==> flow/design.v <==
module non_restoring_divider #(
    parameter DATA_WIDTH = 32
) (
    input  logic                    clk_i,
    input  logic                    clk_en_i,
    input  logic                    rst_n_i,
    input  logic [DATA_WIDTH - 1:0] dividend_i,
    input  logic [DATA_WIDTH - 1:0] divisor_i,
    input  logic                    data_valid_i,
    output logic [DATA_WIDTH - 1:0] quotient_o,
    output logic [DATA_WIDTH - 1:0] remainder_o,
    output logic                    divide_by_zero_o,
    output logic                    data_valid_o,
    output logic                    idle_o
);
    localparam COUNTER_WIDTH = $clog2(DATA_WIDTH);
    typedef enum logic [1:0] {IDLE, DIVIDE, RESTORE} fsm_state_t;
    typedef struct packed {
        logic                    rem_sign;
        logic [DATA_WIDTH - 1:0] remainder;
        logic [DATA_WIDTH - 1:0] quotient;
    } result_t;
    fsm_state_t state_CRT, state_NXT;
        always_ff @(posedge clk_i) begin : state_register
            if (!rst_n_i) begin
                state_CRT <= IDLE;
            end else if (clk_en_i) begin
                state_CRT <= state_NXT;
            end
        end : state_register
    result_t partial_CRT, partial_NXT;
    logic [DATA_WIDTH - 1:0] divisor_CRT, divisor_NXT;
        always_ff @(posedge clk_i) begin : datapath_register
            if (clk_en_i) begin
                partial_CRT <= partial_NXT;
                divisor_CRT <= divisor_NXT;
            end
        end : datapath_register
    logic [COUNTER_WIDTH - 1:0] iter_count_CRT, iter_count_NXT;
        always_ff @(posedge clk_i) begin : counter 
            if (clk_en_i) begin
                iter_count_CRT <= iter_count_NXT;
            end
        end : counter 
    logic divide_by_zero_CRT, divide_by_zero_NXT;
        always_ff @(posedge clk_i) begin : status_register
            if (!rst_n_i) begin
                divide_by_zero_CRT <= 1'b0;
            end else if (clk_en_i) begin
                divide_by_zero_CRT <= divide_by_zero_NXT;
            end
        end : status_register
    result_t pair_shifted;
        always_comb begin : fsm_logic 
            divide_by_zero_NXT = divide_by_zero_CRT;
            iter_count_NXT = iter_count_CRT;
            partial_NXT = partial_CRT;
            divisor_NXT = divisor_CRT;
            state_NXT = state_CRT;
            pair_shifted = 'b0;
            remainder_o = partial_CRT.remainder;
            data_valid_o = 1'b0;
            idle_o = 1'b0;
            case (state_CRT) 
                IDLE: begin 
                    if (data_valid_i) begin
                        state_NXT = DIVIDE;
                    end
                    divide_by_zero_NXT = (divisor_i == '0);
                    partial_NXT.rem_sign = 1'b0;
                    partial_NXT.quotient = dividend_i;
                    partial_NXT.remainder = '0;
                    divisor_NXT = divisor_i;
                    iter_count_NXT = '0;
                    idle_o = 1'b1;
                end
                DIVIDE: begin
                    state_NXT = (iter_count_CRT == (DATA_WIDTH - 1)) ? RESTORE : state_CRT;
                    iter_count_NXT = iter_count_CRT + 1;
                    pair_shifted = partial_CRT << 1; 
                    if (partial_CRT.rem_sign) begin
                        {partial_NXT.rem_sign, partial_NXT.remainder} = {pair_shifted.rem_sign, pair_shifted.remainder} + divisor_CRT;
                    end else begin
                        {partial_NXT.rem_sign, partial_NXT.remainder} = {pair_shifted.rem_sign, pair_shifted.remainder} - divisor_CRT;
                    end
                    partial_NXT.quotient = {pair_shifted.quotient[DATA_WIDTH - 1:1], !partial_NXT.rem_sign};
                end
                RESTORE: begin
                    state_NXT = IDLE;
                    data_valid_o = 1'b1;
                    idle_o = 1'b0;
                    if (partial_CRT.rem_sign) begin
                        {partial_NXT.rem_sign, partial_NXT.remainder} = {partial_CRT.rem_sign, partial_CRT.remainder} + divisor_CRT;
                    end
                    remainder_o = partial_NXT.remainder;
                end
            endcase
        end : fsm_logic
    assign quotient_o = partial_CRT.quotient;
    assign divide_by_zero_o = divide_by_zero_CRT;
endmodule
**Tool chain data of non_restoring_divider**

The steps from the RTL of non_restoring_divider to its reports follow in flow order.
Lines are those of the file above, counted from 1.
Cell names lack the library's common part.
Not given: --

- Design top: non_restoring_divider
- Clock port: clk_i
- Standard-cell library: sky130hd
- Corner: tt_025C_1v80

**Word level**

Source: Yosys, flattened and elaborated, memories not mapped. Widths are those after wreduce. Registers that Yosys merges into a memory's read port (data or address) are not register bits. Print and check cells do not count. Equal cells are merged and count once.

- Bits in registers: 105
- Bits of input ports: 68
- Output and inout bits: 67

- $add $sub $neg: 4
- Eq/ne operators: 5
- Mux-type cells: 13
- Reductions and logical operators: 9

Operators with widths:

| cell | count |
|---|---|
| 2-to-1 mux 33 bit | 3 |
| case mux 32 bit (select 3 bit) | 1 |
| adder 33 x 32 -> 33 bit | 2 |
| case mux 32 bit (select 2 bit) | 1 |
| subtractor 33 x 32 -> 33 bit | 1 |
| logical NOT 32 bit | 1 |
| 2-to-1 mux 32 bit | 1 |
| case mux 5 bit (select 2 bit) | 1 |
| AND reduction 2 bit | 3 |
| case mux 2 bit (select 3 bit) | 1 |
| adder 5 x 1 -> 5 bit (second input constant) | 1 |
| equality test 5 bit (second input constant) | 1 |
| inequality test 2 bit (second input constant) | 2 |
| AND reduction 4 bit | 1 |
| 2-to-1 mux 2 bit | 2 |
| nonzero test 3 bit | 1 |
| case mux 1 bit (select 3 bit) | 1 |
| equality test 2 x 1 -> 1 bit (second input constant) | 1 |
| equality test 2 bit (second input constant) | 1 |
| logical NOT 2 bit | 1 |
| nonzero test 2 bit | 1 |
| 2-to-1 mux 1 bit | 2 |
| logical NOT 1 bit | 1 |

**Longest topological paths**

Longest topological path by Yosys (ltp), each cell counted once; first at word level (registers and memories cut), then after technology mapping (sequential cells cut; the memories' decode and read muxes count).

- Depth in word-level cells: 5
- ABC_AREA: 0
- Gate-level depth with buffers: 19

**Netlist**

Yosys stat after the flow's synthesis: flattened, memories mapped to cells. It holds for the ABC_AREA given above (unset counts as 0); a run with the other value may have another netlist.

- Cells in the netlist: 933
- Mapped area: 8695.8 um^2
- Sequential part of the area: 3143.0 um^2
- Flip-flop cells: 106
- Buffers: 63

Cell types:

| cell type | count |
|---|---|
| edfxtp_1 | 102 |
| ha_1 | 68 |
| xor2_1 | 48 |
| mux2_2 | 35 |
| nand2_1 | 102 |
| a21oi_1 | 76 |
| xnor2_1 | 36 |
| o21ai_0 | 60 |
| buf_4 | 32 |
| nor2_1 | 60 |
| a21o_1 | 25 |
| inv_1 | 32 |
| nor3_1 | 20 |
| nand3_1 | 19 |
| clkbuf_1 | 25 |
| mux2i_1 | 9 |
| dfxtp_1 | 4 |
| nor4_1 | 12 |

Other cell types: 49; their cells: 168.

**Path before layout**

Path of least setup slack by OpenSTA after synthesis, without wires, with an ideal clock, recovery checks aside; 20% of the period is set as input and as output delay. Where synthesis merged equal registers, the netlist keeps one of their names.

- Path kind: register -> output
- Start: register partial_CRT
- End: output port remainder_o[30]
- Period: 6000 ps
- Arrival: 2727 ps
- Data required time: 4800 ps
- Slack: 2073 ps
- Delay of the path: 2727 ps
- Stages on the path: 12
- Buffers on the path: 0
- Synthesis period reached: 3927 ps

"delay of the path" = arrival - input delay + setup time.
A path that ends at an output port has no setup time.
"stages on the path" counts driving pins, that of a launching flip-flop among them; a cell with two outputs on the path counts twice.
"synthesis period reached" is the clock period less the worst setup slack; recovery checks do not enter. This is arithmetic on one report: input and output delays are still those of the set period (20% each).
An end named without its bit number is one bit of that signal or, where synthesis recoded a state register, one of its new flip-flops.
Between the ends stands the longest chain of elaborated cells between them, by number of cells; it is not shown to be the way that was timed. Of several equally long chains one is given.
Each line given opens the expression or statement behind the cell; cells for indexed reads and writes are added by Yosys, which also makes memories of some case tables.

- Cell sequence: edfxtp_1 -> ha_1 -> fa_1 -> a211oi_1 -> o21ai_0 -> a21oi_1 -> o21ai_1 -> o211ai_2 -> nand2_1 -> a221oi_1 -> xnor2_1 -> a221o_1
- Cells in the longest elaborated chain: 3
- Elaborated cells between the ends (all ways): 3
- Source lines of those cells: 3
- Classes of those cells: add/sub: 1; mux: 2

Ends and longest elaborated chain, after synthesis:

| what | RTL line | RTL |
|---|---|---|
| start, declared | 31 | `result_t partial_CRT, partial_NXT;` |
| start, assigned | 35 | `partial_CRT <= partial_NXT;` |
| adder 33 x 32 -> 33 bit | 93 | `{partial_NXT.rem_sign, partial_NXT.remainder} = {partial_CRT.rem_sign, partial_CRT.remainder} + divisor_CRT;` |
| 2-to-1 mux 33 bit | 92 | `if (partial_CRT.rem_sign) begin` |
| 2-to-1 mux 32 bit | 64 | `case (state_CRT)` |
| end, declared | 11 | `output logic [DATA_WIDTH - 1:0] remainder_o,` |

**Worst path after layout**

From the final timing report of stored run 1: the path of least setup slack in the routed layout; clock arrival at registers is part of the times.
The report prints the path's times to 10 ps; the period is as set.

- Path kind: register -> output
- Start: register divisor_CRT[0]
- End: output port remainder_o[30]
- Period: 6000 ps
- Arrival: 3980 ps
- Data required time: 4800 ps
- Slack: 820 ps
- Stages on the path: 13
- Buffers on the path: 1

Between the ends stands the longest chain of elaborated cells between them, by number of cells; it is not shown to be the way that was timed. Of several equally long chains one is given.

- Cell sequence: edfxtp_1 -> ha_1 -> fa_1 -> a211oi_1 -> o21ai_0 -> a21oi_1 -> o21ai_1 -> o211ai_2 -> nand2_1 -> a221oi_1 -> xnor2_1 -> a221o_1 -> clkdlybuf4s50_1
- Cells in the longest elaborated chain: 3
- Elaborated cells between the ends (all ways): 3
- Source lines of those cells: 3
- Classes of those cells: add/sub: 1; mux: 2

Ends and longest elaborated chain, after layout:

| what | RTL line | RTL |
|---|---|---|
| start, declared | 32 | `logic [DATA_WIDTH - 1:0] divisor_CRT, divisor_NXT;` |
| start, assigned | 36 | `divisor_CRT <= divisor_NXT;` |
| adder 33 x 32 -> 33 bit | 93 | `{partial_NXT.rem_sign, partial_NXT.remainder} = {partial_CRT.rem_sign, partial_CRT.remainder} + divisor_CRT;` |
| 2-to-1 mux 33 bit | 92 | `if (partial_CRT.rem_sign) begin` |
| 2-to-1 mux 32 bit | 64 | `case (state_CRT)` |
| end, declared | 11 | `output logic [DATA_WIDTH - 1:0] remainder_o,` |

Appendix: measured runs

Module non_restoring_divider, platform sky130hd: 7 stored runs of the flow (Yosys, OpenROAD) with differing settings, in no particular order. Input and output delays are each 20% of the period that was set; the output load is 0.01 pF.
"period reached" = clock period - worst setup slack. The figure is calculated, with input and output delays left at 20% of the set period.
"worst path time" = time allowed to the worst setup path (clock period - input delay - output delay, where it has them) - its slack; a late launch clock adds to it, a late capture clock takes from it.
"power consumption" rests on the timing tool's default activity at the inputs, not on a simulated workload.
"worst path time" is known to 10 ps.
A setting shown as . is not set for that run.
A result given as . is not shown for that run.

| name | stored run 1 | stored run 2 | stored run 3 | stored run 4 | stored run 5 | stored run 6 | stored run 7 |
|---|---|---|---|---|---|---|---|
| CAP_MARGIN | 30 | 20 | 30 | 20 | 30 | 0 | 0 |
| CELL_PAD_IN_SITES_DETAIL_PLACEMENT | 1 | . | 0 | 0 | 1 | 2 | 2 |
| CORE_UTILIZATION | 38 | 40 | 38 | 54 | 38 | 36 | 36 |
| CTS_CLUSTER_SIZE | 60 | . | 91 | 57 | 20 | . | . |
| SETUP_SLACK_MARGIN | -0.47 | . | -0.47 | -0.01 | -0.47 | . | . |
| TNS_END_PERCENT | 35 | . | 35 | . | 35 | 50 | 50 |
| period_ns | 6.0 | 5.24 | 8.02 | 3.28 | 8.02 | 8.88 | 8.88 |
| CORE_MARGIN | 2 | 2 | 2 | 4 | 2 | 10 | 10 |
| SLEW_MARGIN | 20 | 20 | 20 | 20 | 20 | 30 | 5 |
| CTS_CLUSTER_DIAMETER | . | . | 152 | . | . | 41 | 41 |
| ABC_AREA | . | . | . | 1 | . | 1 | 1 |
| CELL_PAD_IN_SITES_GLOBAL_PLACEMENT | . | . | . | 3 | . | 0 | 0 |
| GPL_ROUTABILITY_DRIVEN | . | . | . | 0 | . | . | . |
| GPL_TIMING_DRIVEN | . | . | . | 1 | . | 1 | 1 |
| MIN_ROUTING_LAYER | . | . | . | met1 | . | met2 | . |
| PLACE_DENSITY_LB_ADDON | . | . | . | 0.12 | . | 0.23 | . |
| CORE_ASPECT_RATIO | . | . | . | . | . | 1.06 | 1.06 |
| HOLD_SLACK_MARGIN | . | . | . | . | . | 0.09 | 0.09 |
| worst path time (ps) | 3980 | 3900 | 4030 | . | 4050 | 4000 | 3700 |
| kind of the worst setup path | register -> output | register -> output | register -> output | . | register -> output | register -> output | register -> output |
| utilization in the final report (%) | 46.3 | 49.5 | 46.1 | . | 46.2 | 43.2 | 43.2 |
| power consumption (mW) | 2.661 | 3.013 | 1.936 | . | 1.973 | 2.104 | 2.068 |
| worst-case hold slack (ps) | 516 | 506 | 517 | . | 528 | 548 | 518 |
| worst setup slack after layout (ps) | 823 | 294 | 2389 | . | 2370 | 3099 | 3407 |
| total negative setup slack (ps) | 0 | 0 | 0 | . | 0 | 0 | 0 |
| area of the die (um^2) | 24110.3 | 22935.6 | 24110.3 | . | 24110.3 | 37018.5 | 37018.5 |
| standard-cell area of the final layout (um^2) | 10440.0 | 10473.8 | 10416.2 | . | 10426.2 | 12562.0 | 12550.8 |
| area of the synthesized netlist (um^2) | 8695.8 | 8695.8 | 8695.8 | . | 8695.8 | 10699.0 | 10699.0 |
| period reached (ps) | 5177 | 4946 | 5631 | . | 5650 | 5781 | 5473 |

Stored run 4: not finished: placement ended with error FLW-0024
